==> flow/design.v <==
module DFF( input D ,input D1 ,output reg Q, input Write,input Write1, input Clk);
	always@(posedge Clk) 
	begin
	if(Write)
		begin
		Q<=D;
		end
	else if(Write1)
		begin
		Q<=D1;
		end
	else
		Q<=Q;
	end
endmodule
module Register(input[15:0] in_Reg,input[15:0] in_Reg1, output [15:0] out_Reg, input reg_Write,input reg_Write1, input Clk);
	DFF D0(in_Reg[0],in_Reg1[0],out_Reg[0],reg_Write,reg_Write1,Clk);
	DFF D1(in_Reg[1],in_Reg1[1],out_Reg[1],reg_Write,reg_Write1,Clk);
	DFF D2(in_Reg[2],in_Reg1[2],out_Reg[2],reg_Write,reg_Write1,Clk);
	DFF D3(in_Reg[3],in_Reg1[3],out_Reg[3],reg_Write,reg_Write1,Clk);
	DFF D4(in_Reg[4],in_Reg1[4],out_Reg[4],reg_Write,reg_Write1,Clk);
	DFF D5(in_Reg[5],in_Reg1[5],out_Reg[5],reg_Write,reg_Write1,Clk);
	DFF D6(in_Reg[6],in_Reg1[6],out_Reg[6],reg_Write,reg_Write1,Clk);
	DFF D7(in_Reg[7],in_Reg1[7],out_Reg[7],reg_Write,reg_Write1,Clk);
	DFF D8(in_Reg[8],in_Reg1[8],out_Reg[8],reg_Write,reg_Write1,Clk);
	DFF D9(in_Reg[9],in_Reg1[9],out_Reg[9],reg_Write,reg_Write1,Clk);
	DFF D10(in_Reg[10],in_Reg1[10],out_Reg[10],reg_Write,reg_Write1,Clk);
	DFF D11(in_Reg[11],in_Reg1[11],out_Reg[11],reg_Write,reg_Write1,Clk);
	DFF D12(in_Reg[12],in_Reg1[12],out_Reg[12],reg_Write,reg_Write1,Clk);
	DFF D13(in_Reg[13],in_Reg1[13],out_Reg[13],reg_Write,reg_Write1,Clk);
	DFF D14(in_Reg[14],in_Reg1[14],out_Reg[14],reg_Write,reg_Write1,Clk);
	DFF D15(in_Reg[15],in_Reg1[15],out_Reg[15],reg_Write,reg_Write1,Clk);
endmodule
module IRlt(input Clk, input [15:0] in_IR, input IR_Write, output [15:0] out_IR);
	Register IR(in_IR,16'd0,out_IR,IR_Write,1'b0,Clk);
endmodule
module Decoder3to8(DestReg, DecOut);
	input [2:0] DestReg;
	output reg [7:0] DecOut;
	always@(DestReg)
	casex(DestReg)
		3'b000: DecOut=8'b00000001;
		3'b001: DecOut=8'b00000010;
		3'b010: DecOut=8'b00000100;
		3'b011: DecOut=8'b00001000;
		3'b100: DecOut=8'b00010000;
		3'b101: DecOut=8'b00100000;
		3'b110: DecOut=8'b01000000;
		3'b111: DecOut=8'b10000000;
	endcase
endmodule
module Mux8to1(reg_Out1,reg_Out2,reg_Out3,reg_Out4,reg_Out5,reg_Out6,reg_Out7,reg_Out8,Bus,Src);
	input[15:0]reg_Out1,reg_Out2,reg_Out3,reg_Out4,reg_Out5,reg_Out6,reg_Out7,reg_Out8;
	input[2:0]Src;
	output reg [15:0]Bus;
	always@(reg_Out1,reg_Out2,reg_Out3,reg_Out4,reg_Out5,reg_Out6,reg_Out7,reg_Out8 ,Src)
	begin
	case(Src)
		3'b000:Bus=reg_Out1;
		3'b001:Bus=reg_Out2;
		3'b010:Bus=reg_Out3;
		3'b011:Bus=reg_Out4;
		3'b100:Bus=reg_Out5;
		3'b101:Bus=reg_Out6;
		3'b110:Bus=reg_Out7;
		3'b111:Bus=reg_Out8;
	endcase
	end
endmodule
module RegFile(SrcA, SrcB,SrcC, DestReg, WriteData,WriteData1, OutBusA, OutBusB,OutBusC,reg_Write,reg_Write1, Clk);
	input [2:0]SrcA, SrcB,SrcC, DestReg;
	input Clk,reg_Write,reg_Write1;
	input [15:0]WriteData,WriteData1;
	output[15:0]OutBusA, OutBusB,OutBusC;
	wire [7:0]DecOut,DecOut1,Array,Array1;
	wire [15:0]out_Reg1,out_Reg2,out_Reg3,out_Reg4,out_Reg5,out_Reg6,out_Reg7,out_Reg8;
	wire [2:0]out;
		Register R1(16'd1,WriteData1,out_Reg1,1'b1,1'b0,Clk);
		Register R2(16'd3,WriteData1,out_Reg2,1'b1,1'b0,Clk);
		Register R3(16'd4,WriteData1,out_Reg3,1'b1,1'b0,Clk);
		Register R4(16'd15,WriteData1,out_Reg4,1'b1,1'b0,Clk);
		Register R5(WriteData,WriteData1,out_Reg5,Array[4],Array1[4],Clk);
		Register R6(WriteData,WriteData1,out_Reg6,Array[5],Array1[5],Clk);
		Register R7(WriteData,WriteData1,out_Reg7,Array[6],Array1[6],Clk);
		Register R8(WriteData,WriteData1,out_Reg8,Array[7],Array1[7],Clk);
		Decoder3to8 dec(DestReg,DecOut);
		Decoder3to8 dec1(SrcA,DecOut1);
		and (Array1[0],DecOut1[0],reg_Write1);
		and (Array1[1],DecOut1[1],reg_Write1);
		and (Array1[2],DecOut1[2],reg_Write1);
		and (Array1[3],DecOut1[3],reg_Write1);
		and (Array1[4],DecOut1[4],reg_Write1);
		and (Array1[5],DecOut1[5],reg_Write1);
		and (Array1[6],DecOut1[6],reg_Write1);
		and (Array1[7],DecOut1[7],reg_Write1);
		and (Array[0],DecOut[0],reg_Write);
		and (Array[1],DecOut[1],reg_Write);
		and (Array[2],DecOut[2],reg_Write);
		and (Array[3],DecOut[3],reg_Write);
		and (Array[4],DecOut[4],reg_Write);
		and (Array[5],DecOut[5],reg_Write);
		and (Array[6],DecOut[6],reg_Write);
		and (Array[7],DecOut[7],reg_Write);
		Mux8to1 m(out_Reg1,out_Reg2,out_Reg3,out_Reg4,out_Reg5,out_Reg6,out_Reg7,out_Reg8,OutBusA,SrcA);
		Mux8to1 m1(out_Reg1,out_Reg2,out_Reg3,out_Reg4,out_Reg5,out_Reg6,out_Reg7,out_Reg8,OutBusB,SrcB);
		Mux8to1 m2(out_Reg1,out_Reg2,out_Reg3,out_Reg4,out_Reg5,out_Reg6,out_Reg7,out_Reg8,OutBusC,SrcC);
endmodule
module Mux2to1(input control, input[15:0] in0, input[15:0] in1, output reg[15:0] out);
always @ (in0 or in1 or control) begin
	case(control)
		1'b0: out=in0;
		1'b1: out=in1;
	endcase
end
endmodule
module Mux4to1(input[1:0] control, input[15:0] in0, input[15:0] in1, input[15:0] in2, input[15:0] in3, output reg[15:0] out);
always @ (control or in0 or in1 or in2 or in3) begin
	case(control)
		2'b00: out=in0;
		2'b01: out=in1;
		2'b10: out=in2;
		2'b11: out=in3;
	endcase
end
endmodule
module Mux4to1_3bit(input [2:0]Src1,input [2:0]Src2, input [1:0]index,output reg [2:0]out);
	always@(Src1,Src2,index)
	begin
	case(index)
		2'b00:out=Src1;
		2'b10:out=Src2;
		2'b01:out=Src1;
		2'b11:out=Src1;
endcase
end
endmodule
module Mux5to1(input[2:0] control, input[15:0] in0, input[15:0] in1, input[15:0] in2, input[15:0] in3, input[15:0] in4, output reg[15:0] out);
always @ (control or in0 or in1 or in2 or in3 or in4) begin
	case(control)
		3'b000: out=in0;
		3'b001: out=in1;
		3'b010: out=in2;
		3'b011: out=in3;
		3'b100: out=in4;
		default: out=0;
	endcase
end
endmodule
module Sext6b(input[5:0] in, output reg[15:0] out);
	always @ (in)
		out = {in[5],in[5],in[5],in[5],in[5],in[5],in[5],in[5],in[5],in[5],in[5],in};
endmodule
module Sext3b(input[2:0] in, output reg[15:0] out);
	always @ (in)
		out = {in[2],in[2],in[2],in[2],in[2],in[2],in[2],in[2],in[2],in[2],in[2],in[2],in[2],in};
endmodule
module Zext6b(input[5:0] in, output reg[15:0] out);
	always @ (in)
		out = {1'b0,1'b0,1'b0,1'b0,1'b0,1'b0,1'b0,1'b0,1'b0,1'b0,in};
endmodule
module shiftconcat (input[15:0] in1, input[11:0] in2, output reg[15:0] out);
reg[11:0] temp;
always @ (in1,in2) begin
	out = {in1[15:13],in2,1'b0};
end
endmodule 
module shift1 (input[15:0] in, output[15:0]  out);
	assign out=in<<1;
endmodule
module ALU(input[3:0] aluop, input[15:0] A, input[15:0] B, input[15:0] C, output reg [15:0] LO, output reg[15:0] HI, output reg NZ);
	wire[15:0] out1; wire[15:0] out2;
	always @ (aluop,A,B,C) begin
		HI=0;
		LO=0;
		NZ=0;
		case(aluop)
			4'b0000: LO=A+B+C;
			4'b0001: LO=A-B-C;
			4'b0010: LO=A+B-C;
			4'b0011: begin
						if (C==16'd0) begin
							LO=16'hffff;
							HI=B;
						end
						else begin
							LO=B/C; 
							HI=B%C;
						end
					 end
			4'b0100: LO=A+B+C;
			4'b0101: LO=A<<C;
			4'b0110: LO=A>>C;
			4'b0111: LO=$signed(A)>>>C;
			4'b1000: LO=C+A;
			4'b1001: LO=C+A;
			4'b1010: begin
						if (A!=B)
							NZ=1;
						end
			4'b1011: LO = A|C;
			4'b1100: LO = A+C; 
			4'b1101: LO = B+C;  
			4'b1111: LO = A+B;
			default: ;
		endcase
	end
endmodule
module ctrlckt(input clk,
input reset,
input [3:0] opcode,
output reg w1,
output reg w2,
output reg pcwritecond,
output reg pcwrite,
output reg iord,
output reg memread,
output reg memwrite,
output reg [1:0] memtoreg,
output reg irwrite,
output reg A,
output reg B,
output reg [2:0] C,
output reg [1:0] pcsource,
output reg [3:0] aluop,
output reg ccpcinit,
output reg [3:0]opcodereg,
output reg [2:0]curstate);
always@(posedge clk)
	begin
	if(reset) begin
		curstate<=3'b000;
		w1<=1'b0;
		w2<=1'b0;
		pcwritecond<=1'b0;
		pcwrite<=1'b0;
		iord<=1'b0;
		memread<=1'b0;
		memwrite<=1'b0;
		memtoreg<=2'b00;
		irwrite<=1'b0;
		A<=1'b0;
		B<=1'b0;
		C<=3'b000;
		pcsource<=2'b00;
		aluop<=4'b0000;
		ccpcinit<=1;
	end
	else begin
		ccpcinit<=0;
		if(curstate==3'b000)
			begin
			curstate<=3'b001;
			w1<=1'b0;
			w2<=1'b0;
			pcwritecond<=1'b0;
			pcwrite<=1'b1;
			iord<=1'b0;
			memread<=1'b1;
			memwrite<=1'b0;
			memtoreg<=2'b00;
			irwrite<=1'b1;
			A<=1'b0;
			B<=1'b0;
			C<=3'b000;
			pcsource<=2'b00;
			aluop<=4'b1111;  
		end
		else if(curstate==3'b001)
			begin
			opcodereg<=opcode;
			curstate<=3'b010;
			w1<=1'b0;
			w2<=1'b0;
			pcwritecond<=1'b0;
			pcwrite<=1'b0;
			iord<=1'b0;
			memread<=1'b0;
			memwrite<=1'b0;
			memtoreg<=2'b00;
			irwrite<=1'b0;
			A<=1'b0;
			B<=1'b0;
			C<=3'b001;
			pcsource<=2'b00;
			aluop<=4'b1100;  
		end
		else if(curstate==3'b010)
			begin
				if(opcode==4'b0000)
				begin
					curstate<=3'b011;
					w1<=1'b0;
					w2<=1'b0;
					pcwritecond<=1'b0;
					pcwrite<=1'b0;
					iord<=1'b0;
					memread<=1'b0;
					memwrite<=1'b0;
					memtoreg<=2'b00;
					irwrite<=1'b0;
					A<=1'b1;
					B<=1'b1;
					C<=3'b000;
					pcsource<=2'b00;
					aluop<=4'b0000;
				end
				else if(opcode==4'b0001)
				begin
					curstate<=3'b011;
					w1<=1'b0;
					w2<=1'b0;
					pcwritecond<=1'b0;
					pcwrite<=1'b0;
					iord<=1'b0;
					memread<=1'b0;
					memwrite<=1'b0;
					memtoreg<=2'b00;
					irwrite<=1'b0;
					A<=1'b1;
					B<=1'b1;
					C<=3'b000;
					pcsource<=2'b00;
					aluop<=4'b0001;
				end
				else if (opcode==4'b0010)
				begin
					curstate<=3'b011;
					w1<=1'b0;
					w2<=1'b0;
					pcwritecond<=1'b0;
					pcwrite<=1'b0;
					iord<=1'b0;
					memread<=1'b0;
					memwrite<=1'b0;
					memtoreg<=2'b00;
					irwrite<=1'b0;
					A<=1'b1;
					B<=1'b1;
					C<=3'b000;
					pcsource<=2'b00;
					aluop<=4'b0010;
				end
				else if (opcode==4'b0011)
				begin
					curstate<=3'b011;
					w1<=1'b0;
					w2<=1'b0;
					pcwritecond<=1'b0;
					pcwrite<=1'b0;
					iord<=1'b0;
					memread<=1'b0;
					memwrite<=1'b0;
					memtoreg<=2'b00;
					irwrite<=1'b0;
					A<=1'b1;
					B<=1'b1;
					C<=3'b000;
					pcsource<=2'b00;
					aluop<=4'b0011;
				end
				else if(opcode == 4'b0100)
				begin
					curstate<=3'b011;
					w1<=1'b0;
					w2<=1'b0;
					pcwritecond<=1'b0;
					pcwrite<=1'b0;
					iord<=1'b0;
					memread<=1'b0;
					memwrite<=1'b0;
					memtoreg<=2'b00;
					irwrite<=1'b0;
					A<=1'b1;
					B<=1'b1;
					C<=3'b011;
					pcsource<=2'b00;
					aluop<=4'b0100;
				end
				else if(opcode==4'b0101)
				begin
					curstate<=3'b011;
					w1<=1'b0;
					w2<=1'b0;
					pcwritecond<=1'b0;
					pcwrite<=1'b0;
					iord<=1'b0;
					memread<=1'b0;
					memwrite<=1'b0;
					memtoreg<=2'b00;
					irwrite<=1'b0;
					A<=1'b1;
					B<=1'b1;
					C<=3'b011;
					pcsource<=2'b00;
					aluop<=4'b0101;
				end
				else if (opcode==4'b0110)
				begin
					curstate<=3'b011;
					w1<=1'b0;
					w2<=1'b0;
					pcwritecond<=1'b0;
					pcwrite<=1'b0;
					iord<=1'b0;
					memread<=1'b0;
					memwrite<=1'b0;
					memtoreg<=2'b00;
					irwrite<=1'b0;
					A<=1'b1;
					B<=1'b1;
					C<=3'b011;
					pcsource<=2'b00;
					aluop<=4'b0110;
				end
				else if (opcode == 4'b0111)
				begin
					curstate<=3'b011;
					w1<=1'b0;
					w2<=1'b0;
					pcwritecond<=1'b0;
					pcwrite<=1'b0;
					iord<=1'b0;
					memread<=1'b0;
					memwrite<=1'b0;
					memtoreg<=2'b00;
					irwrite<=1'b0;
					A<=1'b1;
					B<=1'b1;
					C<=3'b011;
					pcsource<=2'b00;
					aluop<=4'b0111;
				end
				else if (opcode==4'b1000)
				begin
					curstate<=3'b011;
					w1<=1'b0;
					w2<=1'b0;
					pcwritecond<=1'b0;
					pcwrite<=1'b0;
					iord<=1'b0;
					memread<=1'b0;
					memwrite<=1'b0;
					memtoreg<=2'b00;
					irwrite<=1'b0;
					A<=1'b1;
					B<=1'b0;
					C<=3'b010;
					pcsource<=2'b00;
					aluop<=4'b1000;
				end
				else if(opcode==4'b1001)
				begin
					curstate<=3'b011;
					w1<=1'b0;
					w2<=1'b0;
					pcwritecond<=1'b0;
					pcwrite<=1'b0;
					iord<=1'b0;
					memread<=1'b0;
					memwrite<=1'b0;
					memtoreg<=2'b00;
					irwrite<=1'b0;
					A<=1'b1;
					B<=1'b0;
					C<=3'b010;
					pcsource<=2'b00;
					aluop<=4'b1001;
				end
				else if (opcode==4'b1010)
				begin
					curstate<=3'b000;
					w1<=1'b0;
					w2<=1'b0;
					pcwritecond<=1'b1;
					pcwrite<=1'b0;
					iord<=1'b0;
					memread<=1'b0;
					memwrite<=1'b0;
					memtoreg<=2'b00;
					irwrite<=1'b0;
					A<=1'b1;
					B<=1'b1;
					C<=3'b010;
					pcsource<=2'b10;
					aluop<=4'b1010;
				end
				else if(opcode==4'b1011)
				begin
					curstate<=3'b011;
					w1<=1'b0;
					w2<=1'b0;
					pcwritecond<=1'b0;
					pcwrite<=1'b0;
					iord<=1'b0;
					memread<=1'b0;
					memwrite<=1'b0;
					memtoreg<=2'b00;
					irwrite<=1'b0;
					A<=1'b1;
					B<=1'b0;
					C<=3'b100;
					pcsource<=2'b00;
					aluop<=4'b1011;
				end
				else if(opcode==4'b1100)
				begin
					curstate<=3'b000;
					w1<=1'b0;
					w2<=1'b0;
					pcwritecond<=1'b0;
					pcwrite<=1'b1;
					iord<=1'b0;
					memread<=1'b0;
					memwrite<=1'b0;
					memtoreg<=2'b00;
					irwrite<=1'b0;
					A<=1'b1;
					B<=1'b0;
					C<=3'b010;
					pcsource<=2'b01;
					aluop<=4'b1100;
				end
				else if(opcode == 4'b1101)
				begin
					curstate<=3'b000;
					w1<=1'b1;
					w2<=1'b0;
					pcwritecond<=1'b0;
					pcwrite<=1'b1;
					iord<=1'b0;
					memread<=1'b0;
					memwrite<=1'b0;
					memtoreg<=2'b10;
					irwrite<=1'b0;
					A<=1'b1;
					B<=1'b0;
					C<=3'b010;
					pcsource<=2'b00;
					aluop<=4'b1100;
				end		
			end
		else if (curstate==3'b011)	
			begin
				if(opcode==4'b0000)
				begin
					curstate<=3'b000;
					w1<=1'b1;
					w2<=1'b0;
					pcwritecond<=1'b0;
					pcwrite<=1'b0;
					iord<=1'b0;
					memread<=1'b0;
					memwrite<=1'b0;
					memtoreg<=2'b01;
					irwrite<=1'b0;
					A<=1'b0;
					B<=1'b0;
					C<=3'b000;
					pcsource<=2'b00;
					aluop<=4'b1110;
				end	
				else if (opcode==4'b0001)
				begin
					curstate<=3'b000;
					w1<=1'b1;
					w2<=1'b0;
					pcwritecond<=1'b0;
					pcwrite<=1'b0;
					iord<=1'b0;
					memread<=1'b0;
					memwrite<=1'b0;
					memtoreg<=2'b01;
					irwrite<=1'b0;
					A<=1'b0;
					B<=1'b0;
					C<=3'b000;
					pcsource<=2'b00;
					aluop<=4'b1110;
				end
				else if(opcode == 4'b0010)
				begin
					curstate<=3'b000;
					w1<=1'b1;
					w2<=1'b0;
					pcwritecond<=1'b0;
					pcwrite<=1'b0;
					iord<=1'b0;
					memread<=1'b0;
					memwrite<=1'b0;
					memtoreg<=2'b01;
					irwrite<=1'b0;
					A<=1'b0;
					B<=1'b0;
					C<=3'b000;
					pcsource<=2'b00;
					aluop<=4'b1110;
				end
				else if(opcode==4'b0011)
				begin
					curstate<=3'b000;
					w1<=1'b1;
					w2<=1'b1;
					pcwritecond<=1'b0;
					pcwrite<=1'b0;
					iord<=1'b0;
					memread<=1'b0;
					memwrite<=1'b0;
					memtoreg<=2'b01;
					irwrite<=1'b0;
					A<=1'b0;
					B<=1'b0;
					C<=3'b000;
					pcsource<=2'b00;
					aluop<=4'b1110;
				end
				else if(opcode==4'b0100)
				begin
					curstate<=3'b000;
					w1<=1'b1;
					w2<=1'b0;
					pcwritecond<=1'b0;
					pcwrite<=1'b0;
					iord<=1'b0;
					memread<=1'b0;
					memwrite<=1'b0;
					memtoreg<=2'b01;
					irwrite<=1'b0;
					A<=1'b1;
					B<=1'b0;
					C<=3'b100;
					pcsource<=2'b00;
					aluop<=4'b1110;
				end
				else if(opcode==4'b0101)
				begin
					curstate<=3'b000;
					w1<=1'b1;
					w2<=1'b0;
					pcwritecond<=1'b0;
					pcwrite<=1'b0;
					iord<=1'b0;
					memread<=1'b0;
					memwrite<=1'b0;
					memtoreg<=2'b01;
					irwrite<=1'b0;
					A<=1'b1;
					B<=1'b0;
					C<=3'b100;
					pcsource<=2'b00;
					aluop<=4'b1110;
				end
				else if(opcode==4'b0110)
				begin
					curstate<=3'b000;
					w1<=1'b1;
					w2<=1'b0;
					pcwritecond<=1'b0;
					pcwrite<=1'b0;
					iord<=1'b0;
					memread<=1'b0;
					memwrite<=1'b0;
					memtoreg<=2'b01;
					irwrite<=1'b0;
					A<=1'b1;
					B<=1'b0;
					C<=3'b100;
					pcsource<=2'b00;
					aluop<=4'b1110;
				end
				else if(opcode==4'b0111)
				begin
					curstate<=3'b000;
					w1<=1'b1;
					w2<=1'b0;
					pcwritecond<=1'b0;
					pcwrite<=1'b0;
					iord<=1'b0;
					memread<=1'b0;
					memwrite<=1'b0;
					memtoreg<=2'b01;
					irwrite<=1'b0;
					A<=1'b1;
					B<=1'b0;
					C<=3'b100;
					pcsource<=2'b00;
					aluop<=4'b1110;
				end
				else if(opcode==4'b1000)
				begin
					curstate<=3'b100;
					w1<=1'b0;
					w2<=1'b0;
					pcwritecond<=1'b0;
					pcwrite<=1'b0;
					iord<=1'b1;
					memread<=1'b1;
					memwrite<=1'b0;
					memtoreg<=2'b00;
					irwrite<=1'b0;
					A<=1'b0;
					B<=1'b0;
					C<=3'b100;
					pcsource<=2'b00;
					aluop<=4'b1110;
				end
				else if(opcode==4'b1001)
				begin
					curstate<=3'b000;
					w1<=1'b0;
					w2<=1'b0;
					pcwritecond<=1'b0;
					pcwrite<=1'b0;
					iord<=1'b1;
					memread<=1'b0;
					memwrite<=1'b1;
					memtoreg<=2'b00;
					irwrite<=1'b0;
					A<=1'b1;
					B<=1'b0;
					C<=3'b100;
					pcsource<=2'b00;
					aluop<=4'b1110;
					opcodereg<=opcode;
				end
				else if(opcode==4'b1011)
				begin
					curstate<=3'b000;
					w1<=1'b1;
					w2<=1'b0;
					pcwritecond<=1'b0;
					pcwrite<=1'b0;
					iord<=1'b0;
					memread<=1'b0;
					memwrite<=1'b0;
					memtoreg<=2'b01;
					irwrite<=1'b0;
					A<=1'b0;
					B<=1'b0;
					C<=3'b000;
					pcsource<=2'b00;
					aluop<=4'b1110;
				end
			end
		else if (curstate==3'b100) begin
			if(opcode==4'b1000)
			begin
				curstate<=3'b000;
				w1<=1'b1;
				w2<=1'b0;
				pcwritecond<=1'b0;
				pcwrite<=1'b0;
				iord<=1'b0;
				memread<=1'b0;
				memwrite<=1'b0;
				memtoreg<=2'b00;
				irwrite<=1'b0;
				A<=1'b0;
				B<=1'b0;
				C<=3'b000;
				pcsource<=2'b00;
				aluop<=4'b1110;
			end	
		end
	end	
end
endmodule
module WorkingFinal(input clk, input reset, input wire[15:0] mem_rdata, output wire[15:0] mem_addr, output wire[15:0] mem_wdata, output wire mem_we, output wire halt);
	wire[15:0] MemOut, IRout, AluOutLo, AluOutHi, ALUInA, ALUInB, ALUInC, PCin, PCout, MemAddr, OutBusB, DMRout, RegWD1;
	wire ccpcwrite, ccirwrite, ccA, ccB, ccw1;
	wire[2:0] ccC, RFinB, curstate;
	wire[3:0] opcodereg, ccaluop;
	wire[15:0] LOout,Bout, RegWD2,OutBusA,OutBusC,Aout,Cout,PCSrcIn1,AluSrcCIn1,AluSrcCIn2,AluSrcCIn3,AluSrcCIn4;
	wire wNZ, wire1, PCwrite1,ccw2,ccpcwritecond,cciord,ccmemread,ccmemwrite,ccpcinit;
	wire[1:0] ccpcsource,ccmemtoreg;
	ctrlckt  cc (clk,reset,IRout[15:12],ccw1,ccw2,ccpcwritecond,ccpcwrite,cciord,ccmemread,ccmemwrite,ccmemtoreg,ccirwrite,ccA,ccB,ccC,ccpcsource,ccaluop,ccpcinit,opcodereg,curstate);
	and(wire1,ccpcwritecond,wNZ);
	or(PCwrite1,wire1,ccpcwrite);
	Register PC (PCin,16'd0,PCout,PCwrite1,ccpcinit,clk);
	Mux2to1 IorD (cciord,PCout,LOout,MemAddr);
	assign mem_addr = MemAddr;
	assign mem_wdata = Bout;
	assign mem_we = ccmemwrite;
	assign MemOut = mem_rdata;
	assign halt = (curstate == 3'b010) && (IRout[15:13] == 3'b111);
	IRlt ir1(clk,MemOut,ccirwrite,IRout);
	Register DMR(MemOut,16'd0,DMRout,1'b1,1'b0,clk);
	Mux4to1 MemToReg(ccmemtoreg,DMRout,LOout,PCout,16'd1,RegWD1);
	Mux4to1_3bit m4to13bit (IRout[5:3],IRout[11:9],IRout[15:14],RFinB);
	RegFile rfile1 (IRout[8:6],RFinB,IRout[2:0],IRout[11:9],RegWD1,RegWD2,OutBusA,OutBusB,OutBusC,ccw1,ccw2,clk);
	Register RegAluSrcA(OutBusA,16'd0,Aout,1'b1,1'b0,clk);
	Register RegAluSrcB(OutBusB,16'd0,Bout,1'b1,1'b0,clk);
	Register RegAluSrcC(OutBusC,16'd0,Cout,1'b1,1'b0,clk);
	shiftconcat conc (PCout,IRout[11:0],PCSrcIn1);
	Sext6b s6b (IRout[5:0], AluSrcCIn2);
	shift1 sh1 (AluSrcCIn2,AluSrcCIn1);
	Sext3b s3b (IRout[2:0], AluSrcCIn3);
	Zext6b z6b (IRout[5:0],AluSrcCIn4);
	Mux2to1 AluSrcA(ccA, PCout, Aout, ALUInA);
	Mux2to1 AluSrcB(ccB, 16'd2, Bout,ALUInB);
	Mux5to1 AluSrcC(ccC, Cout, AluSrcCIn1, AluSrcCIn2, AluSrcCIn3, AluSrcCIn4, ALUInC);
	ALU alu (ccaluop, ALUInA,ALUInB,ALUInC, AluOutLo,AluOutHi,wNZ);
	Register HI(AluOutHi,16'd0,RegWD2,1'b1,ccpcinit,clk);
	Register LO(AluOutLo,16'd0,LOout,1'b1,ccpcinit,clk);
	Mux4to1 PCSrc (ccpcsource,AluOutLo,PCSrcIn1,LOout,16'd1,PCin);
endmodule
=== From RTL to reports: WorkingFinal ===
Tool output for the design above, in the order of the flow.
Lines are those of the file above, counted from 1.
The mark -- stands for no value.

* Top: WorkingFinal
* Clock port: clk
* Cell library: sky130hd
* Library corner: tt_025C_1v80

=== Word-level counts ===
Yosys after proc, flatten, opt, wreduce and memory -nomap, before mapping. Print and check cells are not counted. Equal cells are merged and count once.
Memory sizes are those after Yosys's memory passes, which may raise the word count (mostly to a power of two), join words into wider ones and drop unused or constant bits.

* Register bits: 216
* ROM bits: 128
* Word width x clocked read ports: 16
* Memories: 2
* Bits of input ports: 18
* Output and inout port bits: 34
* Elaborated cells: 816

* Add/sub/neg operators: 7
* Divide/modulo/power cells: 2
* Equal/unequal tests: 68
* Shift-type cells: 3
* Mux-type cells: 472
* Bitwise logic cells: 14
* Reductions and logical operators: 38

{| class="wikitable"
|+ Memories
! memory !! depth !! width !! rd ports !! wr ports !! RTL line !! text
|-
| (no name shown) || 8 || 8 || 1 || 0 || 41 || <nowiki>casex(DestReg)</nowiki>
|-
| (no name shown) || 8 || 8 || 1 || 0 || 41 ||
|}

{| class="wikitable"
|+ Operators with widths
! cell !! count
|-
| 16-bit parallel mux with 8-bit select || 3
|-
| 1-bit 2-to-1 mux || 314
|-
| 16-bit by 16-bit divider with 16-bit output || 1
|-
| 16-bit by 16-bit remainder unit with 16-bit output || 1
|-
| 16-bit parallel mux with 11-bit select || 1
|-
| 3-bit 2-to-1 mux || 57
|-
| 16-bit parallel mux with 4-bit select || 2
|-
| 4-bit 2-to-1 mux || 31
|-
| 2-bit 2-to-1 mux || 57
|-
| 16-bit parallel mux with 2-bit select || 3
|-
| 16-bit parallel mux with 5-bit select || 1
|-
| 16-bit adder || 4
|-
| 4-bit equality test (second input constant) || 13
|-
| 16-bit subtractor || 3
|-
| 3-bit equality test (second input constant) || 15
|-
| 4-bit by 3-bit equality test with 1-bit output (second input constant) || 8
|-
| 16-bit 2-to-1 mux || 2
|-
| 3-bit by 2-bit equality test with 1-bit output (second input constant) || 10
|-
| 14-bit nonzero test || 2
|-
| 16-bit inequality test || 1
|-
| 16-bit OR || 1
|-
| 16-bit by 16-bit << shifter with 16-bit output || 1
|-
| 16-bit by 16-bit right shift with 16-bit output || 1
|-
| 16-bit by 16-bit >>> shifter with 16-bit output || 1
|-
| 16-bit zero test || 1
|-
| 16-bit nonzero test || 1
|-
| 4-bit by 2-bit equality test with 1-bit output (second input constant) || 4
|-
| 15-bit nonzero test || 1
|}

Other operator kinds: 23; their cells: 64.

=== Logic depth ===
Depth = most cells in a row (Yosys ltp): at word level without a register or memory, in the mapped netlist without a sequential cell, where the memories' decode and read muxes count.

* Word-level depth: 18
* ABC_AREA: 1
* Mapped depth: 259
* Depth with buffers taken out: 255

=== Mapped cells and area ===
Source: synth_stat.txt of the flow (Yosys; design flattened, memories mapped). It holds for the ABC_AREA given above (unset counts as 0); a run with the other value may have another netlist.

{| class="wikitable"
|+ Cells by type
! type !! count !! total area (µm²)
|-
| sky130_fd_sc_hd__nand2_1 || 789 || 2961.59
|-
| sky130_fd_sc_hd__edfxtp_1 || 96 || 2.88E+03
|-
| sky130_fd_sc_hd__dfxtp_1 || 142 || 2.84E+03
|-
| sky130_fd_sc_hd__ha_1 || 198 || 2.48E+03
|-
| sky130_fd_sc_hd__inv_1 || 462 || 1.73E+03
|-
| sky130_fd_sc_hd__o21ai_0 || 322 || 1.61E+03
|-
| sky130_fd_sc_hd__a21oi_1 || 176 || 880.845
|-
| sky130_fd_sc_hd__nand3_1 || 173 || 865.83
|-
| sky130_fd_sc_hd__nor2_1 || 209 || 784.502
|-
| sky130_fd_sc_hd__a22oi_1 || 64 || 480.461
|-
| sky130_fd_sc_hd__xor2_1 || 44 || 385.37
|-
| sky130_fd_sc_hd__fa_1 || 19 || 380.365
|-
| sky130_fd_sc_hd__or2_2 || 58 || 362.848
|-
| sky130_fd_sc_hd__o221ai_1 || 41 || 359.094
|-
| sky130_fd_sc_hd__xnor2_1 || 38 || 332.819
|-
| sky130_fd_sc_hd__clkbuf_1 || 70 || 262.752
|-
| sky130_fd_sc_hd__nand3_2 || 25 || 250.24
|-
| sky130_fd_sc_hd__nand4_1 || 29 || 181.424
|}

Not listed: further types 52, cells in them 374.

* Cell count: 3329
* Mapped area: 22631.7 µm²
* Area of sequential cells: 5725.5 µm²
* Flip-flops: 238
* Buffer cells: 108

=== Timing after synthesis ===
OpenSTA on the mapped netlist: ideal clock, no wires. The path of least setup slack (recovery checks aside). Input and output delay are each 20% of the period. Register names are those of the netlist, which keeps one name where synthesis merged equal registers.

* Path kind: register -> register
* Start: register cc.C
* End: register HI.D15.Q
* Period: 30000 ps
* Library setup time: 70 ps
* Launch time at the first pin: 0 ps
* Arrival time: 26161 ps
* Data required time: 29930 ps
* Path slack: 3769 ps
* Delay of the path: 26231 ps
* Driving pins on the path: 250
* Buffers on the path: 6
* Synthesis period reached: 26231 ps

"delay of the path" = arrival - input delay + setup time.
"driving pins on the path" counts driving pins, that of a launching flip-flop among them; a cell with two outputs on the path counts twice.
"synthesis period reached" is the clock period less the worst setup slack; recovery checks do not enter. This is arithmetic on one report: input and output delays are still those of the set period (20% each).
An end named without its bit number is one bit of that signal or, where synthesis recoded a state register, one of its new flip-flops.
A register here has more assigning lines than the two given.

* Cell sequence: sky130_fd_sc_hd__dfxtp_1 -> sky130_fd_sc_hd__nor2_1 -> sky130_fd_sc_hd__nand2_1 -> sky130_fd_sc_hd__nand2_1 -> sky130_fd_sc_hd__nand2_1 -> sky130_fd_sc_hd__inv_1 -> sky130_fd_sc_hd__clkbuf_1 -> sky130_fd_sc_hd__ha_1 -> sky130_fd_sc_hd__or2_2 -> sky130_fd_sc_hd__nand4_1 -> sky130_fd_sc_hd__nor2_1 -> sky130_fd_sc_hd__nand4_1 -> sky130_fd_sc_hd__nand2_1 -> sky130_fd_sc_hd__ha_1 -> sky130_fd_sc_hd__o21ai_0 -> sky130_fd_sc_hd__nand2_1 -> sky130_fd_sc_hd__nand3_1 -> sky130_fd_sc_hd__nand2_1 -> (+214 left out) -> sky130_fd_sc_hd__a211oi_1 -> sky130_fd_sc_hd__o21ai_0 -> sky130_fd_sc_hd__a21oi_1 -> sky130_fd_sc_hd__o21bai_1 -> sky130_fd_sc_hd__a21oi_1 -> sky130_fd_sc_hd__o21bai_1 -> sky130_fd_sc_hd__nand2_1 -> sky130_fd_sc_hd__nand2_1 -> sky130_fd_sc_hd__a21oi_1 -> sky130_fd_sc_hd__inv_1 -> sky130_fd_sc_hd__a21oi_1 -> sky130_fd_sc_hd__nor2_1 -> sky130_fd_sc_hd__nor2_1 -> sky130_fd_sc_hd__xnor2_1 -> sky130_fd_sc_hd__nand2_1 -> sky130_fd_sc_hd__o21ai_0 -> sky130_fd_sc_hd__inv_1 -> sky130_fd_sc_hd__a21oi_1

{| class="wikitable"
|+ RTL lines, path post-synthesis
! what !! RTL line !! text
|-
| start: declaration || 222 || <nowiki>output reg [2:0] C,</nowiki>
|-
| start: assignment || 243 || <nowiki>C<=3'b000;</nowiki>
|-
| start: assignment || 264 || <nowiki>C<=3'b000;</nowiki>
|-
| end: assignment || 6 || <nowiki>Q<=D;</nowiki>
|-
| end: assignment || 10 || <nowiki>Q<=D1;</nowiki>
|-
| end: declaration || 1 || <nowiki>module DFF( input D ,input D1 ,output reg Q, input Write,input Write1, input Clk);</nowiki>
|}

Chain of elaborated cells between the ends: none given.

=== Worst path after layout ===
Path of least setup slack in the final report of flow run A (OpenROAD, finished layout, wires in). Where an end is a register, its clock arrival counts in the times.
The path's times are printed in steps of 10 ps; the period is the one set.

* Path kind: register -> register
* Start: register ir1.IR.D5.Q
* End: register PC.D0.Q
* Period: 27100 ps
* Library setup time: 260 ps
* Launch time at the first pin: 570 ps
* Arrival time: 26390 ps
* Data required time: 27420 ps
* Path slack: 1030 ps
* Driving pins on the path: 221
* Buffers on the path: 40

The rows between start and end are the longest chain of elaborated cells between them; the timing report does not say that the signal goes this way. Where chains are equally long, one stands for them.
Each line given opens the expression or statement behind the cell; cells for indexed reads and writes are added by Yosys, which also makes memories of some case tables.
A register here has more assigning lines than the two given.

* Cell sequence: sky130_fd_sc_hd__edfxtp_1 -> sky130_fd_sc_hd__nand2_4 -> sky130_fd_sc_hd__nand4_1 -> sky130_fd_sc_hd__nor2_4 -> sky130_fd_sc_hd__nand2_4 -> sky130_fd_sc_hd__nor2_8 -> sky130_fd_sc_hd__nand3_2 -> sky130_fd_sc_hd__nand2_2 -> sky130_fd_sc_hd__nand2_2 -> sky130_fd_sc_hd__ha_4 -> sky130_fd_sc_hd__o21ai_4 -> sky130_fd_sc_hd__nand2_2 -> sky130_fd_sc_hd__nand3_4 -> sky130_fd_sc_hd__buf_6 -> sky130_fd_sc_hd__o21ai_4 -> sky130_fd_sc_hd__ha_4 -> sky130_fd_sc_hd__inv_2 -> sky130_fd_sc_hd__o21bai_1 -> (+185 left out) -> sky130_fd_sc_hd__o21a_2 -> sky130_fd_sc_hd__ha_4 -> sky130_fd_sc_hd__nand2_2 -> sky130_fd_sc_hd__inv_1 -> sky130_fd_sc_hd__a221o_1 -> sky130_fd_sc_hd__nand3_1 -> sky130_fd_sc_hd__nand2_2 -> sky130_fd_sc_hd__nand3_2 -> sky130_fd_sc_hd__nand2_2 -> sky130_fd_sc_hd__nand2_2 -> sky130_fd_sc_hd__and3_4 -> sky130_fd_sc_hd__inv_2 -> sky130_fd_sc_hd__nor2_4 -> sky130_fd_sc_hd__o22ai_2 -> sky130_fd_sc_hd__nor3_2 -> sky130_fd_sc_hd__nand2_2 -> sky130_fd_sc_hd__nand2_2 -> sky130_fd_sc_hd__a21oi_1
* Length of the longest elaborated chain: 6
* Elaborated cells between the ends (all ways): 10
* RTL lines with such cells: 9
* Those cells by class: 1 x div; 3 x shift; 5 x mux; 1 x reduce/logical

{| class="wikitable"
|+ RTL lines, path after layout
! what !! RTL line !! text
|-
| start: declaration || 1 || <nowiki>module DFF( input D ,input D1 ,output reg Q, input Write,input Write1, input Clk);</nowiki>
|-
| start: assignment || 6 || <nowiki>Q<=D;</nowiki>
|-
| start: assignment || 10 || <nowiki>Q<=D1;</nowiki>
|-
| 16-bit parallel mux with 5-bit select || 139 || <nowiki>case(control)</nowiki>
|-
| 16-bit by 16-bit divider with 16-bit output || 186 || <nowiki>LO=B/C;</nowiki>
|-
| 16-bit 2-to-1 mux || 181 || <nowiki>if (C==16'd0) begin</nowiki>
|-
| 16-bit parallel mux with 11-bit select || 176 || <nowiki>case(aluop)</nowiki>
|-
| 16-bit parallel mux with 4-bit select || 118 || <nowiki>case(control)</nowiki>
|-
| 1-bit 2-to-1 mux || 4 || <nowiki>if(Write)</nowiki>
|-
| end: assignment || 6 ||
|-
| end: assignment || 10 ||
|-
| end: declaration || 1 ||
|}

Nets of the timed path that keep an RTL name, with a line that drives or declares them; the list need not be complete.

{| class="wikitable"
|+ Nets with RTL names, path after layout
! signal !! RTL line
|-
| LO.D0.D || 176
|}

Lab notebook: WorkingFinal

Flow measurements of WorkingFinal on sky130hd: 5 stored runs with different settings, listed in no order. Input and output delays are each 20% of the period that was set; the output load is 0.01 pF.
By "clock period reached" is meant the clock period of the run minus its worst setup slack. This is arithmetic on one report: input and output delays are still those of the set period (20% each).
"worst setup path time" is the time allowed to the run's worst setup path (the clock period less input and output delay, where it has them) less its slack. Clock arrival times count: a late capture clock shortens it, a late launch clock lengthens it.
"worst setup path time" is given in steps of 10 ps.

=== Flow run A ===
{| class="wikitable"
! Setting !! Value
|-
| ABC_AREA || 1
|-
| CAP_MARGIN || 15
|-
| CELL_PAD_IN_SITES_DETAIL_PLACEMENT || 0
|-
| CELL_PAD_IN_SITES_GLOBAL_PLACEMENT || 3
|-
| CORE_ASPECT_RATIO || 0.82
|-
| CORE_MARGIN || 3
|-
| CORE_UTILIZATION || 17
|-
| CTS_CLUSTER_SIZE || 52
|-
| GPL_ROUTABILITY_DRIVEN || 0
|-
| HOLD_SLACK_MARGIN || 0.05
|-
| MAX_ROUTING_LAYER || met4
|-
| MIN_ROUTING_LAYER || met2
|-
| PLACE_DENSITY_LB_ADDON || 0.23
|-
| SETUP_SLACK_MARGIN || 5.0
|-
| SLEW_MARGIN || 20
|-
| period_ns || 27.1
|-
! Result !! Value
|-
| Standard-cell area of the final layout || 32124.6 µm²
|-
| Worst setup path time || 26070 ps
|-
| Type of the worst setup path || register -> register
|-
| Setup slack of the worst path || 1030 ps
|-
| Synthesized cell area || 22631.7 µm²
|-
| Die footprint || 137562.0 µm²
|-
| Clock period reached || 26070 ps
|-
| Worst hold slack in the final report || 464 ps
|}

=== Flow run B ===
{| class="wikitable"
! Setting !! Value
|-
| ABC_AREA || 1
|-
| CAP_MARGIN || 10
|-
| CELL_PAD_IN_SITES_DETAIL_PLACEMENT || 0
|-
| CELL_PAD_IN_SITES_GLOBAL_PLACEMENT || 1
|-
| CORE_MARGIN || 3
|-
| CORE_UTILIZATION || 17
|-
| CTS_CLUSTER_SIZE || 80
|-
| GPL_ROUTABILITY_DRIVEN || 1
|-
| HOLD_SLACK_MARGIN || 0.05
|-
| MAX_ROUTING_LAYER || met4
|-
| MIN_ROUTING_LAYER || met2
|-
| PLACE_DENSITY_LB_ADDON || 0.23
|-
| SLEW_MARGIN || 0
|-
| period_ns || 28.0
|-
! Result !! Value
|-
| Standard-cell area of the final layout || 29289.3 µm²
|-
| Worst setup path time || 26480 ps
|-
| Type of the worst setup path || register -> register
|-
| Setup slack of the worst path || 1516 ps
|-
| Synthesized cell area || 22631.7 µm²
|-
| Die footprint || 137541.0 µm²
|-
| Clock period reached || 26484 ps
|-
| Worst hold slack in the final report || 455 ps
|}

=== Flow run C ===
{| class="wikitable"
! Setting !! Value
|-
| ABC_AREA || 1
|-
| CAP_MARGIN || 10
|-
| CELL_PAD_IN_SITES_DETAIL_PLACEMENT || 2
|-
| CELL_PAD_IN_SITES_GLOBAL_PLACEMENT || 1
|-
| CORE_MARGIN || 3
|-
| CORE_UTILIZATION || 17
|-
| CTS_CLUSTER_SIZE || 80
|-
| GPL_ROUTABILITY_DRIVEN || 0
|-
| HOLD_SLACK_MARGIN || 0.05
|-
| MAX_ROUTING_LAYER || met4
|-
| PLACE_DENSITY_LB_ADDON || 0.23
|-
| SLEW_MARGIN || 0
|-
| period_ns || 28.0
|-
! Result !! Value
|-
| Standard-cell area of the final layout || 29278.1 µm²
|-
| Worst setup path time || 26630 ps
|-
| Type of the worst setup path || register -> register
|-
| Setup slack of the worst path || 1367 ps
|-
| Synthesized cell area || 22631.7 µm²
|-
| Die footprint || 137541.0 µm²
|-
| Clock period reached || 26633 ps
|-
| Worst hold slack in the final report || 455 ps
|}

=== Flow run D ===
{| class="wikitable"
! Setting !! Value
|-
| ABC_AREA || 1
|-
| CORE_MARGIN || 3
|-
| CORE_UTILIZATION || 48
|-
| CTS_CLUSTER_SIZE || 99
|-
| MAX_ROUTING_LAYER || met4
|-
| PLACE_DENSITY_LB_ADDON || 0.16
|-
| SLEW_MARGIN || 5
|-
| period_ns || 29.1
|-
| CAP_MARGIN || 20
|-
! Result !! Value
|-
| Standard-cell area of the final layout || 26211.4 µm²
|-
| Worst setup path time || 27930 ps
|-
| Type of the worst setup path || register -> register
|-
| Setup slack of the worst path || 1171 ps
|-
| Synthesized cell area || 22631.7 µm²
|-
| Die footprint || 49791.5 µm²
|-
| Clock period reached || 27929 ps
|-
| Worst hold slack in the final report || 454 ps
|}

=== Flow run E ===
{| class="wikitable"
! Setting !! Value
|-
| ABC_AREA || 1
|-
| CAP_MARGIN || 10
|-
| CELL_PAD_IN_SITES_DETAIL_PLACEMENT || 0
|-
| CELL_PAD_IN_SITES_GLOBAL_PLACEMENT || 3
|-
| CORE_ASPECT_RATIO || 0.82
|-
| CORE_MARGIN || 3
|-
| CORE_UTILIZATION || 17
|-
| CTS_CLUSTER_SIZE || 52
|-
| GPL_ROUTABILITY_DRIVEN || 0
|-
| HOLD_SLACK_MARGIN || 0.05
|-
| MAX_ROUTING_LAYER || met4
|-
| MIN_ROUTING_LAYER || met2
|-
| PLACE_DENSITY_LB_ADDON || 0.23
|-
| SLEW_MARGIN || 20
|-
| period_ns || 28.0
|-
! Result !! Value
|-
| Standard-cell area of the final layout || 29914.9 µm²
|-
| Worst setup path time || 26460 ps
|-
| Type of the worst setup path || register -> register
|-
| Setup slack of the worst path || 1545 ps
|-
| Synthesized cell area || 22631.7 µm²
|-
| Die footprint || 137562.0 µm²
|-
| Clock period reached || 26455 ps
|-
| Worst hold slack in the final report || 457 ps
|}
